==> flow/design.v <==
module alu(
    input   wire    [4:0]   opcode,
    input   wire    [15:0]  a,
    input   wire    [15:0]  b,
    output  logic   [15:0]  out
);
always_comb begin
    casez (opcode)
        5'd0:    out = a + b;
        5'd1:    out = a - b;
        5'd2:    out = $signed(a) * $signed(b);
        5'd3:    out = a & b;
        5'd4:     out = a | b;
        5'd5:    out = a ^ b;
        5'd6:    out = a << b;
        5'd7:    out = a >> b;
        5'd8:   out = $signed(a) >>> b;
        5'd9:     out = 16'(a == b);
        5'd10:    out = 16'(a != b);
        5'd11:     out = 16'($signed(a) < $signed(b));
        5'd12:     out = 16'($signed(a) <= $signed(b));
        5'd13:     out = 16'($signed(a) > $signed(b));
        5'd14:     out = 16'($signed(a) >= $signed(b));
        5'd15:    out = 16'(a < b);
        default: out = 16'b0;
    endcase
end
endmodule
module stack
#(
    parameter WIDTH = 5,  
    parameter SIZE  = 32
)
(
    input wire clk,
    input wire [WIDTH-1:0] mem_dout_addr0,
    output wire [15:0] mem_dout0,
    input wire [WIDTH-1:0] mem_dout_addr1,
    output wire [15:0] mem_dout1,
    input wire we,
    input wire [WIDTH-1:0] mem_din_addr,
    input wire [15:0] mem_din
);
reg [15:0] data [SIZE-1:0];
always @(posedge clk) begin
    if (we) begin
        data[mem_din_addr] <= mem_din;
    end
end
assign mem_dout0 = data[mem_dout_addr0];  
assign mem_dout1 = data[mem_dout_addr1];  
endmodule
module rstack
#(
    parameter WIDTH         = 4,
    parameter SIZE          = 16,
    parameter DATA_WIDTH    = 13
)
(
    input   wire                    clk,
    input   wire [WIDTH-1:0]        mem_dout_addr,
    output  wire [DATA_WIDTH-1:0]   mem_dout,
    input   wire                    we,
    input   wire [WIDTH-1:0]        mem_din_addr,
    input   wire [DATA_WIDTH-1:0]   mem_din
);
reg [DATA_WIDTH-1:0] data [SIZE-1:0];
always @(posedge clk) begin
    if (we) begin
        data[mem_din_addr] <= mem_din;
    end
end
assign mem_dout = data[mem_dout_addr];  
endmodule
module cpu
#(
    parameter CODE_ADDR_WIDTH   = 13,
    parameter DATA_ADDR_WIDTH   = 13,
    parameter STACK_DEPTH       = 5,
    parameter RSTACK_DEPTH      = 4,
    parameter FP                = (1 << 13) - (1 << 6) * 6 - 16 - 16 * 4
)
(
    input   wire                        clk,
    input   wire                        reset,           
    input   wire                        resume,          
    output  wire [CODE_ADDR_WIDTH-1:0]  code_addr,       
    input   wire [15:0]                 instruction,     
    output  wire [DATA_ADDR_WIDTH-1:0]  mem_addr,        
    input   wire [15:0]                 mem_din,         
    output  wire                        mem_dout_we,     
    output  wire [15:0]                 mem_dout         
);
reg     [STACK_DEPTH-1:0] sp;    
logic   [STACK_DEPTH-1:0] sp_new;
wire    [STACK_DEPTH-1:0] sp_plus_1  = sp + 1;
wire    [STACK_DEPTH-1:0] sp_minus_1 = sp - 1;
wire    [15:0] stack_top;        
logic   [15:0] stack_top_new;
wire    [15:0] stack_pre_top;    
logic write_to_stack;            
stack #(
    .WIDTH(STACK_DEPTH),
    .SIZE(1 << STACK_DEPTH)
)
stack(
    .clk(clk),
    .mem_dout_addr0(sp),
    .mem_dout0(stack_top),
    .mem_dout_addr1(sp_minus_1),
    .mem_dout1(stack_pre_top),
    .we(write_to_stack),
    .mem_din_addr(sp_new),
    .mem_din(stack_top_new)
);
reg     [RSTACK_DEPTH-1:0] rsp;              
logic   [RSTACK_DEPTH-1:0] rsp_new;
reg     [CODE_ADDR_WIDTH-1:0] rstack_top;    
logic   [CODE_ADDR_WIDTH-1:0] rstack_top_new;
logic write_to_rstack;                       
rstack #(
    .WIDTH(RSTACK_DEPTH),
    .SIZE(1 << RSTACK_DEPTH),
    .DATA_WIDTH(CODE_ADDR_WIDTH)
)
rstack(
    .clk(clk),
    .mem_dout_addr(rsp),
    .mem_dout(rstack_top),
    .we(write_to_rstack),
    .mem_din_addr(rsp_new),
    .mem_din(rstack_top_new)
);
wire [15:0] instr       = reset ? 18944 : instruction;  
wire [15:0] instr_simm9 = {{7{instr[8]}}, instr[8:0]};
wire [15:0] instr_imm13 = {3'b0, instr[12:0]};
wire [4:0]  opcode      = instr[14:10];
wire cmd_type   = instr[15];     
wire mode       = instr[9];      
reg     [CODE_ADDR_WIDTH-1:0] pc;    
logic   [CODE_ADDR_WIDTH-1:0] pc_new;
wire    [CODE_ADDR_WIDTH-1:0] pc_plus_1 = pc + 1;
wire    [CODE_ADDR_WIDTH-1:0] pc_jz     = (~|stack_top) ? instr_imm13[12:0] : pc_plus_1;
reg     [DATA_ADDR_WIDTH-1:0] fp;    
logic   [DATA_ADDR_WIDTH-1:0] fp_new;
reg     wait_flag;
logic   wait_flag_new;
assign code_addr = pc_new;
wire [DATA_ADDR_WIDTH-1:0] mem_abs_addr =  (mode ?
                                            fp :
                                            stack_top[DATA_ADDR_WIDTH-1:0]
                                            ) + instr_simm9[DATA_ADDR_WIDTH-1:0];
assign mem_dout_we   = (!cmd_type && opcode == 5'd17) ? 1'b1 : 1'b0;
assign mem_dout      = mode ? stack_top : stack_pre_top;
assign mem_addr = mem_abs_addr;
wire [15:0] alu_x = mode ? stack_top : stack_pre_top;
wire [15:0] alu_y = mode ? instr_simm9 : stack_top;
wire [15:0] alu_out;
wire is_alu = !cmd_type && opcode < 5'd16;
alu alu(
    .opcode(opcode),
    .a(alu_x),
    .b(alu_y),
    .out(alu_out)
);
always_comb begin
    casez ({cmd_type, opcode, wait_flag, resume})
        8'b?_??_???_?_1:     pc_new = pc_plus_1;          
        8'b?_??_???_1_0,                                  
        {1'b0, 5'd23, 2'b0}: pc_new = pc;                 
        8'b1_00_???_0_0,                                  
        8'b1_10_???_0_0:     pc_new = instr_imm13[12:0];  
        8'b1_01_???_0_0:     pc_new = pc_jz;              
        {1'b0, 5'd20, 2'b0}:  pc_new = rstack_top;         
        default:             pc_new = pc_plus_1;
    endcase
end
always_comb begin
    case ({cmd_type, opcode})
        {1'b0, 5'd18}: fp_new = fp - instr_simm9[DATA_ADDR_WIDTH-1:0];
        {1'b0, 5'd20}:    fp_new = fp + instr_simm9[DATA_ADDR_WIDTH-1:0];
        {1'b0, 5'd19}: fp_new = stack_top[DATA_ADDR_WIDTH-1:0];
        default:         fp_new = fp;
    endcase
end
always_comb begin
    casez ({cmd_type, opcode})
        6'b1_10_???: rstack_top_new = pc_plus_1;  
        default:     rstack_top_new = DATA_ADDR_WIDTH'('x);
    endcase
end
always_comb begin
    casez ({cmd_type, opcode})
        6'b1_10_???:  rsp_new = rsp + 1;  
        {1'b0, 5'd20}: rsp_new = rsp - 1;
        default:      rsp_new = rsp;
    endcase
end
always_comb begin
    casez ({cmd_type, opcode})
        6'b1_10_???: write_to_rstack = 1'b1;  
        default:     write_to_rstack = 1'b0;
    endcase
end
always_comb begin
    casez ({cmd_type, is_alu, opcode})
        {2'b00, 5'd16},
        7'b01?????:         sp_new = mode ? sp : sp_minus_1;     
        {2'b00, 5'd17}:    sp_new = mode ? sp_minus_1 : sp - 2;
        {2'b00, 5'd19},
        {7'b10_01_???}:     sp_new = sp_minus_1;                 
        {2'b00, 5'd21},
        {2'b00, 5'd22},
        7'b10_11_???:       sp_new = sp_plus_1;                  
        default:            sp_new = sp;                         
    endcase
end
always_comb begin
    casez ({cmd_type, is_alu, opcode})
        7'b01?????:         stack_top_new = alu_out;         
        {2'b00, 5'd21}: stack_top_new = instr_simm9;
        {2'b00, 5'd22}:  stack_top_new = mem_din;
        7'b10_11_???:       stack_top_new = instr_imm13;     
        default:            stack_top_new = 16'bx;
    endcase
end
always_comb begin
    casez ({cmd_type, is_alu, opcode})
        7'b01?????,                                  
        {2'b00, 5'd21},
        {2'b00, 5'd22},
        7'b10_11_???:       write_to_stack = 1'b1;   
        default:            write_to_stack = 1'b0;
    endcase
end
always_comb begin
    casez({cmd_type, opcode, resume})
        {1'b0, 5'd23, 1'b0}: wait_flag_new = 1'b1;
        {7'b?_?????_1}:      wait_flag_new = 1'b0;
        default:             wait_flag_new = wait_flag;
    endcase
end
always_ff @(posedge clk) begin
    if (reset) begin
        pc  <= {CODE_ADDR_WIDTH{1'b1}};
        sp  <= STACK_DEPTH'(0);
        rsp <= RSTACK_DEPTH'(0);
        fp  <= DATA_ADDR_WIDTH'(FP);
        wait_flag <= 1'b0;
    end else begin
        pc  <= pc_new;
        sp  <= sp_new;
        rsp <= rsp_new;
        fp  <= fp_new;
        wait_flag <= wait_flag_new;
    end
end
endmodule
Appendix: tool output

* Reports on cpu
Module cpu before and after one edit of its RTL, step after step.
"original" refers to lines of the RTL above, "edited" to lines of the edited file.
"difference" is "edited" less "original", of the values as shown.
Operators carry their Yosys type and port widths (W data, S select, Z words).
A cell with -- has no value.
- Top module :: cpu
- Clock input :: clk
- Library :: sky130hd
- Library corner :: tt_025C_1v80

* Diff
The edit as a unified diff against the file above.
This change comes from a script, not from a designer. No optimisation was intended, and the edited design may behave differently.
#+begin_src diff
@@ -100,4 +100,6 @@
 wire    [15:0] stack_pre_top;    
 logic write_to_stack;            
+wire [15:0] stack_top_m, stack_top_s;
+wire [15:0] stack_pre_top_m, stack_pre_top_s;
 stack #(
     .WIDTH(STACK_DEPTH),
@@ -107,11 +109,16 @@
     .clk(clk),
     .mem_dout_addr0(sp),
-    .mem_dout0(stack_top),
+    .mem_dout0(stack_top_m),
     .mem_dout_addr1(sp_minus_1),
-    .mem_dout1(stack_pre_top),
+    .mem_dout1(stack_pre_top_m),
     .we(write_to_stack),
     .mem_din_addr(sp_new),
     .mem_din(stack_top_new)
 );
+stack #( .WIDTH(STACK_DEPTH), .SIZE(1 << STACK_DEPTH) ) stack_alt (.clk(clk), .mem_dout_addr0(sp),
+    .mem_dout0(stack_top_s), .mem_dout_addr1(sp_minus_1), .mem_dout1(stack_pre_top_s),
+    .we(~write_to_stack), .mem_din_addr(sp_new), .mem_din(stack_top_new));
+assign stack_top = stack_top_m ^ stack_top_s;
+assign stack_pre_top = stack_pre_top_m ^ stack_pre_top_s;
 reg     [RSTACK_DEPTH-1:0] rsp;              
 logic   [RSTACK_DEPTH-1:0] rsp_new;
#+end_src

* Word-level counts
Source: Yosys, flattened and elaborated, memories not mapped. Widths are those after wreduce. Print and check cells do not count.
Memory sizes are those after Yosys's memory passes, which may raise the word count (mostly to a power of two), join words into wider ones and drop unused or constant bits.
** Operators by class
- add/sub/neg operators :: original 11, edited 11, difference 0
- multipliers :: original 1, edited 1, difference 0
- magnitude comparators :: original 6, edited 6, difference 0
- equality and inequality tests :: original 37, edited 37, difference 0
- shifts and indexed selects :: original 3, edited 3, difference 0
- multiplexer cells :: original 26, edited 30, difference +4
- bitwise logic cells :: original 3, edited 5, difference +2
- reduce/logical cells :: original 13, edited 13, difference 0
** Operators by type and width
- $mux W5 :: original 4, edited 6, difference +2
- $xor A16 B16 Y16 :: original 1, edited 3, difference +2
- $mux W1 :: original 5, edited 6, difference +1
- $mux W16 :: original 4, edited 5, difference +1
- $eq A5 B4 Y1 const B :: original 8, edited 8, difference 0
- $eq A7 B5 Y1 const B :: original 5, edited 5, difference 0
- $eq A5 B3 Y1 const B :: original 4, edited 4, difference 0
- $eq A5 B5 Y1 const B :: original 4, edited 4, difference 0
- $mux W13 :: original 4, edited 4, difference 0
- $reduce_or A2 Y1 :: original 4, edited 4, difference 0
- $eq A6 B5 Y1 const B :: original 3, edited 3, difference 0
- $add A13 B13 Y13 :: original 2, edited 2, difference 0
- $eq A4 B4 Y1 const B :: original 2, edited 2, difference 0
- $eq A5 B2 Y1 const B :: original 2, edited 2, difference 0
- $eq A8 B7 Y1 const B :: original 2, edited 2, difference 0
- $logic_and A1 B1 Y1 :: original 2, edited 2, difference 0
- $lt A16 B16 Y1 :: original 2, edited 2, difference 0
- $mux W4 :: original 2, edited 2, difference 0
- $add A13 B1 Y13 const B :: original 1, edited 1, difference 0
- $add A16 B16 Y16 :: original 1, edited 1, difference 0
- $add A4 B1 Y4 const B :: original 1, edited 1, difference 0
- $add A5 B1 Y5 const B :: original 1, edited 1, difference 0
- $and A16 B16 Y16 :: original 1, edited 1, difference 0
- $eq A16 B16 Y1 :: original 1, edited 1, difference 0
- $eq A2 B1 Y1 const B :: original 1, edited 1, difference 0
- $eq A2 B2 Y1 const B :: original 1, edited 1, difference 0
- $eq A3 B3 Y1 const B :: original 1, edited 1, difference 0
- $eq A5 B1 Y1 const B :: original 1, edited 1, difference 0
The list need not be complete.
** Storage and ports
- flip-flop bits (word level) :: original 36, edited 36, difference 0
- bits in writable memories :: original 720, edited 1232, difference +512
- word width x clocked read ports :: original 29, edited 45, difference +16
- memories :: original 2, edited 3, difference +1
- input port bits :: original 35, edited 35, difference 0
- output and inout port bits :: original 43, edited 43, difference 0
- cells after elaboration :: original 107, edited 114, difference +7
** Memories
- shape (words x width / read and write ports) :: original stack.data 32x16 r2 w1; rstack.data 16x13 r1 w1, edited stack.data 32x16 r2 w1; stack_alt.data 32x16 r2 w1; rstack.data 16x13 r1 w1

* Logic depth
Yosys ltp: most cells in a row. Word level: on the elaborated netlist, between registers, memories and ports. Mapped: between sequential cells and ports; inverters and the memories' decode and read muxes count.
** Logic depth
- depth in word-level cells :: original 7, edited 7, difference 0
- ABC_AREA :: original 0, edited 0
- gate-level depth with buffers :: original 41, edited 45, difference +4
- mapped depth without buffers :: original 32, edited 34, difference +2

* Synthesis result
The flow's flattened synthesis, as Yosys stat reports it; memories are mapped. The netlist is that of the ABC_AREA named above (0 if unset); the other value can give another one.
** Cell types
- sky130_fd_sc_hd__edfxtp_1 :: original 720, edited 1232, difference +512
- sky130_fd_sc_hd__mux4_2 :: original 316, edited 575, difference +259
- sky130_fd_sc_hd__nand2_1 :: original 242, edited 354, difference +112
- sky130_fd_sc_hd__xnor2_1 :: original 59, edited 115, difference +56
- sky130_fd_sc_hd__nor2_1 :: original 245, edited 298, difference +53
- sky130_fd_sc_hd__xor2_1 :: original 29, edited 69, difference +40
- sky130_fd_sc_hd__mux2_2 :: original 15, edited 55, difference +40
- sky130_fd_sc_hd__a21oi_1 :: original 109, edited 144, difference +35
- sky130_fd_sc_hd__buf_4 :: original 13, edited 48, difference +35
- sky130_fd_sc_hd__buf_2 :: original 24, edited 58, difference +34
- sky130_fd_sc_hd__o211ai_1 :: original 18, edited 40, difference +22
- sky130_fd_sc_hd__nand4_1 :: original 18, edited 39, difference +21
- sky130_fd_sc_hd__nand3_1 :: original 64, edited 45, difference -19
- sky130_fd_sc_hd__o21ai_0 :: original 109, edited 92, difference -17
- sky130_fd_sc_hd__a21o_1 :: original 42, edited 26, difference -16
- sky130_fd_sc_hd__o21ai_1 :: original 20, edited 7, difference -13
- sky130_fd_sc_hd__o221a_2 :: original 0, edited 13, difference +13
- sky130_fd_sc_hd__o22ai_1 :: original 38, edited 26, difference -12
The list need not be complete.
** Mapped netlist
- standard cells after synthesis :: original 3301, edited 4510, difference +1209
- synthesis area (mm²) :: original 0.044813, edited 0.0690049, difference +0.0241919
- area of sequential cells (mm²) :: original 0.0223414, edited 0.0377162, difference +0.0153748
- mapped flip-flops :: original 756, edited 1268, difference +512
- buffers :: original 207, edited 284, difference +77
By module: a second synthesis without flattening, with its own total; a netlist apart from the flattened one above.
** Unflattened totals
- cell total of the unflattened synthesis :: original 3822, edited 5587, difference +1765
- area total of the unflattened synthesis (mm²) :: original 0.0458427, edited 0.0710018, difference +0.0251591
Rows give one instance, submodules left out.
** By module, original
- stack :: instances 1, cells 1696, area 0.0247963 mm², seq. area 0.0153747 mm²
- alu :: instances 1, cells 1171, area 0.008383 mm², seq. area 0 mm²
- rstack :: instances 1, cells 342, area 0.0079827 mm², seq. area 0.006246 mm²
- cpu :: instances 1, cells 613, area 0.0046807 mm², seq. area 0.0007207 mm²
** By module, edited
- stack :: instances 2, cells 1696, area 0.0247963 mm², seq. area 0.0153747 mm²
- alu :: instances 1, cells 1171, area 0.008383 mm², seq. area 0 mm²
- rstack :: instances 1, cells 342, area 0.0079827 mm², seq. area 0.006246 mm²
- cpu :: instances 1, cells 682, area 0.0050436 mm², seq. area 0.0007207 mm²

* Worst setup path after synthesis
Source: OpenSTA report_checks on the synthesized netlist (no wires, ideal clock, input and output delay 20% of the period each), path of least setup slack; recovery checks are left aside. Register names are those of the netlist, which keeps one name where synthesis merged equal registers.
** Timing after synthesis
- path kind :: original register to register, edited register to register
- start point :: original reg sp[0], edited reg sp[1]
- end point :: original mem stack.data[0][15], edited mem stack.data[0][15]
- clock period (ns) :: original 10.0, edited 10.0, difference 0.0
- library setup time (ns) :: original 0.343, edited 0.598, difference +0.255
- time at the first pin (ns) :: original 0.000, edited 0.000, difference 0.000
- data arrival time (ns) :: original 9.260, edited 9.708, difference +0.448
- data required time (ns) :: original 9.657, edited 9.402, difference -0.255
- slack (ns) :: original 0.396, edited -0.306, difference -0.702
- delay of the path (ns) :: original 9.603, edited 10.306, difference +0.703
- driving pins on the path :: original 37, edited 44, difference +7
- buffers on the path :: original 11, edited 10, difference -1
- synthesis period reached (ns) :: original 9.604, edited 10.306, difference +0.702
"delay of the path" is the arrival time less input delay plus setup time.
"driving pins on the path": output pins that drive a net of the path, with the launching flip-flop's if there is one; two outputs of one cell count as two.
"synthesis period reached" = period - worst setup slack (recovery checks aside). The figure is calculated, with input and output delays left at 20% of the set period.
On the way, after synthesis, original:
- Path through :: sky130_fd_sc_hd__dfxtp_1 sky130_fd_sc_hd__buf_6 sky130_fd_sc_hd__buf_6 sky130_fd_sc_hd__buf_8 sky130_fd_sc_hd__buf_8 sky130_fd_sc_hd__buf_6 sky130_fd_sc_hd__clkinv_1 sky130_fd_sc_hd__ha_1 sky130_fd_sc_hd__buf_4 sky130_fd_sc_hd__buf_2 sky130_fd_sc_hd__buf_4 sky130_fd_sc_hd__buf_2 sky130_fd_sc_hd__buf_1 sky130_fd_sc_hd__mux4_2 sky130_fd_sc_hd__mux4_2 sky130_fd_sc_hd__o22ai_1 sky130_fd_sc_hd__a21oi_1 sky130_fd_sc_hd__buf_2 sky130_fd_sc_hd__ha_1 sky130_fd_sc_hd__fa_1 sky130_fd_sc_hd__inv_1 sky130_fd_sc_hd__fa_1 sky130_fd_sc_hd__inv_1 sky130_fd_sc_hd__fa_1 sky130_fd_sc_hd__fa_1 sky130_fd_sc_hd__fa_1 sky130_fd_sc_hd__inv_1 sky130_fd_sc_hd__fa_1 sky130_fd_sc_hd__inv_1 sky130_fd_sc_hd__ha_1 sky130_fd_sc_hd__and3_1 sky130_fd_sc_hd__a211o_1 sky130_fd_sc_hd__a21o_1 sky130_fd_sc_hd__a21oi_1 sky130_fd_sc_hd__xnor2_1 sky130_fd_sc_hd__o221ai_1 sky130_fd_sc_hd__a211o_1
** Ends and longest elaborated chain, after synthesis, original
- from (decl) :: RTL line 94 : reg     [STACK_DEPTH-1:0] sp;
- from (assign) :: RTL line 246 : sp  <= STACK_DEPTH'(0);
- from (assign) :: RTL line 252 : sp  <= sp_new;
- to (decl) :: RTL line 44 : reg [15:0] data [SIZE-1:0];
original: Chain of elaborated cells between the ends: none given.
Some nets on the timed path still bear RTL names; the line given drives or declares the net.
** Nets with RTL names, path after synthesis, original
- mem_dout[6] :: RTL line 154 : assign mem_dout      = mode ? stack_top : stack_pre_top;
On the way, after synthesis, edited:
- Path through :: sky130_fd_sc_hd__dfxtp_1 sky130_fd_sc_hd__buf_4 sky130_fd_sc_hd__buf_6 sky130_fd_sc_hd__clkinv_1 sky130_fd_sc_hd__buf_2 sky130_fd_sc_hd__buf_2 sky130_fd_sc_hd__buf_1 sky130_fd_sc_hd__ha_1 sky130_fd_sc_hd__buf_2 sky130_fd_sc_hd__buf_2 sky130_fd_sc_hd__buf_2 sky130_fd_sc_hd__buf_1 sky130_fd_sc_hd__mux4_2 sky130_fd_sc_hd__xnor2_1 sky130_fd_sc_hd__mux4_2 sky130_fd_sc_hd__a221oi_1 sky130_fd_sc_hd__mux2_2 sky130_fd_sc_hd__buf_2 (+8 left out) sky130_fd_sc_hd__fa_1 sky130_fd_sc_hd__inv_1 sky130_fd_sc_hd__ha_1 sky130_fd_sc_hd__inv_1 sky130_fd_sc_hd__fa_1 sky130_fd_sc_hd__inv_1 sky130_fd_sc_hd__ha_1 sky130_fd_sc_hd__a21boi_0 sky130_fd_sc_hd__o21ai_0 sky130_fd_sc_hd__a21boi_0 sky130_fd_sc_hd__o21ai_0 sky130_fd_sc_hd__nand2b_1 sky130_fd_sc_hd__a21o_1 sky130_fd_sc_hd__a21oi_1 sky130_fd_sc_hd__o21ai_0 sky130_fd_sc_hd__xnor3_1 sky130_fd_sc_hd__o211ai_1 sky130_fd_sc_hd__nand3b_1
** Ends and longest elaborated chain, after synthesis, edited
- from (decl) :: RTL line 94 : reg     [STACK_DEPTH-1:0] sp;
- from (assign) :: RTL line 253 : sp  <= STACK_DEPTH'(0);
- from (assign) :: RTL line 259 : sp  <= sp_new;
- to (decl) :: RTL line 44 : reg [15:0] data [SIZE-1:0];
edited: Chain of elaborated cells between the ends: none given.
** Nets with RTL names, path after synthesis, edited
- mem_dout[4] :: RTL line 161 : assign mem_dout      = mode ? stack_top : stack_pre_top;

* Worst path after layout
From the final timing report of the runs of pair 1: the path of least setup slack in the routed layout; clock arrival at registers is part of the times.
** Timing after layout
- path kind :: original register to register, edited register to register
- start point :: original reg sp[1], edited reg sp[0]
- end point :: original mem stack.data[3][15], edited mem stack_alt.data[20][15]
- clock period (ns) :: original 9.73, edited 9.73, difference 0.00
- library setup time (ns) :: original 0.26, edited 0.18, difference -0.08
- time at the first pin (ns) :: original 0.67, edited 0.77, difference +0.10
- data arrival time (ns) :: original 9.68, edited 10.00, difference +0.32
- data required time (ns) :: original 10.12, edited 10.33, difference +0.21
- slack (ns) :: original 0.44, edited 0.33, difference -0.11
- driving pins on the path :: original 31, edited 34, difference +3
- buffers on the path :: original 3, edited 4, difference +1
On the way, after layout, original:
- Path through :: sky130_fd_sc_hd__dfxtp_4 sky130_fd_sc_hd__clkinvlp_4 sky130_fd_sc_hd__ha_4 sky130_fd_sc_hd__buf_4 sky130_fd_sc_hd__buf_4 sky130_fd_sc_hd__mux4_2 sky130_fd_sc_hd__mux4_2 sky130_fd_sc_hd__mux2i_1 sky130_fd_sc_hd__o21ai_1 sky130_fd_sc_hd__ha_1 sky130_fd_sc_hd__inv_1 sky130_fd_sc_hd__fa_1 sky130_fd_sc_hd__fa_1 sky130_fd_sc_hd__inv_1 sky130_fd_sc_hd__fa_1 sky130_fd_sc_hd__fa_1 sky130_fd_sc_hd__inv_1 sky130_fd_sc_hd__fa_1 sky130_fd_sc_hd__fa_1 sky130_fd_sc_hd__xor2_1 sky130_fd_sc_hd__xnor2_1 sky130_fd_sc_hd__xnor2_1 sky130_fd_sc_hd__xnor2_1 sky130_fd_sc_hd__xnor2_1 sky130_fd_sc_hd__xnor2_1 sky130_fd_sc_hd__xnor2_1 sky130_fd_sc_hd__xnor3_1 sky130_fd_sc_hd__xnor2_1 sky130_fd_sc_hd__o221ai_1 sky130_fd_sc_hd__a211o_1 sky130_fd_sc_hd__buf_12
** Ends and longest elaborated chain, after layout, original
- from (decl) :: RTL line 94 : reg     [STACK_DEPTH-1:0] sp;
- from (assign) :: RTL line 246 : sp  <= STACK_DEPTH'(0);
- from (assign) :: RTL line 252 : sp  <= sp_new;
- to (decl) :: RTL line 44 : reg [15:0] data [SIZE-1:0];
original: Chain of elaborated cells between the ends: none given.
Some nets on the timed path still bear RTL names; the line given drives or declares the net.
** Nets with RTL names, path after layout, original
- stack.mem_din[15] :: RTL line 219 : casez ({cmd_type, is_alu, opcode})
On the way, after layout, edited:
- Path through :: sky130_fd_sc_hd__dfxtp_4 sky130_fd_sc_hd__clkinv_1 sky130_fd_sc_hd__ha_4 sky130_fd_sc_hd__buf_4 sky130_fd_sc_hd__buf_4 sky130_fd_sc_hd__mux4_2 sky130_fd_sc_hd__mux4_2 sky130_fd_sc_hd__xnor2_1 sky130_fd_sc_hd__mux2i_1 sky130_fd_sc_hd__nor2_1 sky130_fd_sc_hd__nor2_1 sky130_fd_sc_hd__inv_1 sky130_fd_sc_hd__nor2_1 sky130_fd_sc_hd__fa_1 sky130_fd_sc_hd__inv_1 sky130_fd_sc_hd__fa_1 sky130_fd_sc_hd__inv_1 sky130_fd_sc_hd__fa_1 sky130_fd_sc_hd__fa_1 sky130_fd_sc_hd__inv_1 sky130_fd_sc_hd__fa_1 sky130_fd_sc_hd__fa_1 sky130_fd_sc_hd__xnor2_1 sky130_fd_sc_hd__xnor2_1 sky130_fd_sc_hd__xnor2_1 sky130_fd_sc_hd__xnor2_1 sky130_fd_sc_hd__xnor2_1 sky130_fd_sc_hd__xnor2_1 sky130_fd_sc_hd__xnor2_1 sky130_fd_sc_hd__xnor3_1 sky130_fd_sc_hd__o211ai_1 sky130_fd_sc_hd__nand3b_1 sky130_fd_sc_hd__buf_4 sky130_fd_sc_hd__buf_6
** Ends and longest elaborated chain, after layout, edited
- from (decl) :: RTL line 94 : reg     [STACK_DEPTH-1:0] sp;
- from (assign) :: RTL line 253 : sp  <= STACK_DEPTH'(0);
- from (assign) :: RTL line 259 : sp  <= sp_new;
- to (decl) :: RTL line 44 : reg [15:0] data [SIZE-1:0];
edited: Chain of elaborated cells between the ends: none given.
** Nets with RTL names, path after layout, edited
- stack.mem_din[15] :: RTL line 226 : casez ({cmd_type, is_alu, opcode})

* Flow runs
Runs of the flow (Yosys, OpenROAD) on both versions; the two runs of a pair have the same settings. The constraints put input and output delay at 20% of the set period each and load the outputs with 0.01 pF.
Flow settings, pair 1:
- CORE_UTILIZATION :: 40
- period_ns :: 9.73
- CAP_MARGIN :: 20
- CORE_MARGIN :: 2
- SLEW_MARGIN :: 20
** Measured results, pair 1
- cell area after synthesis (mm²) :: original 0.044813, edited 0.0690049, difference +0.0241919
- die size (mm²) :: original 0.114724, edited 0.17585, difference +0.061126
- standard-cell area after layout (mm²) :: original 0.0512579, edited 0.0792835, difference +0.0280256
- post-route utilization (%) :: original 46.3, edited 46.2, difference -0.1
- worst slack on setup checks (ns) :: original 0.436, edited 0.326, difference -0.110
- setup total negative slack (ns) :: original 0.000, edited 0.000, difference 0.000
- lowest hold slack (ns) :: original 0.514, edited 0.485, difference -0.029
- total power after layout (W) :: original 0.014266, edited 0.030691, difference +0.016425
- clock period achieved (ns) :: original 9.294, edited 9.404, difference +0.110
"clock period achieved": clock period set for the run, less the worst setup slack. It is reckoned from that one timing run; input and output delays stay at 20% of the period that was set.
"total power after layout" rests on the timing tool's default activity at the inputs, not on a simulated workload.
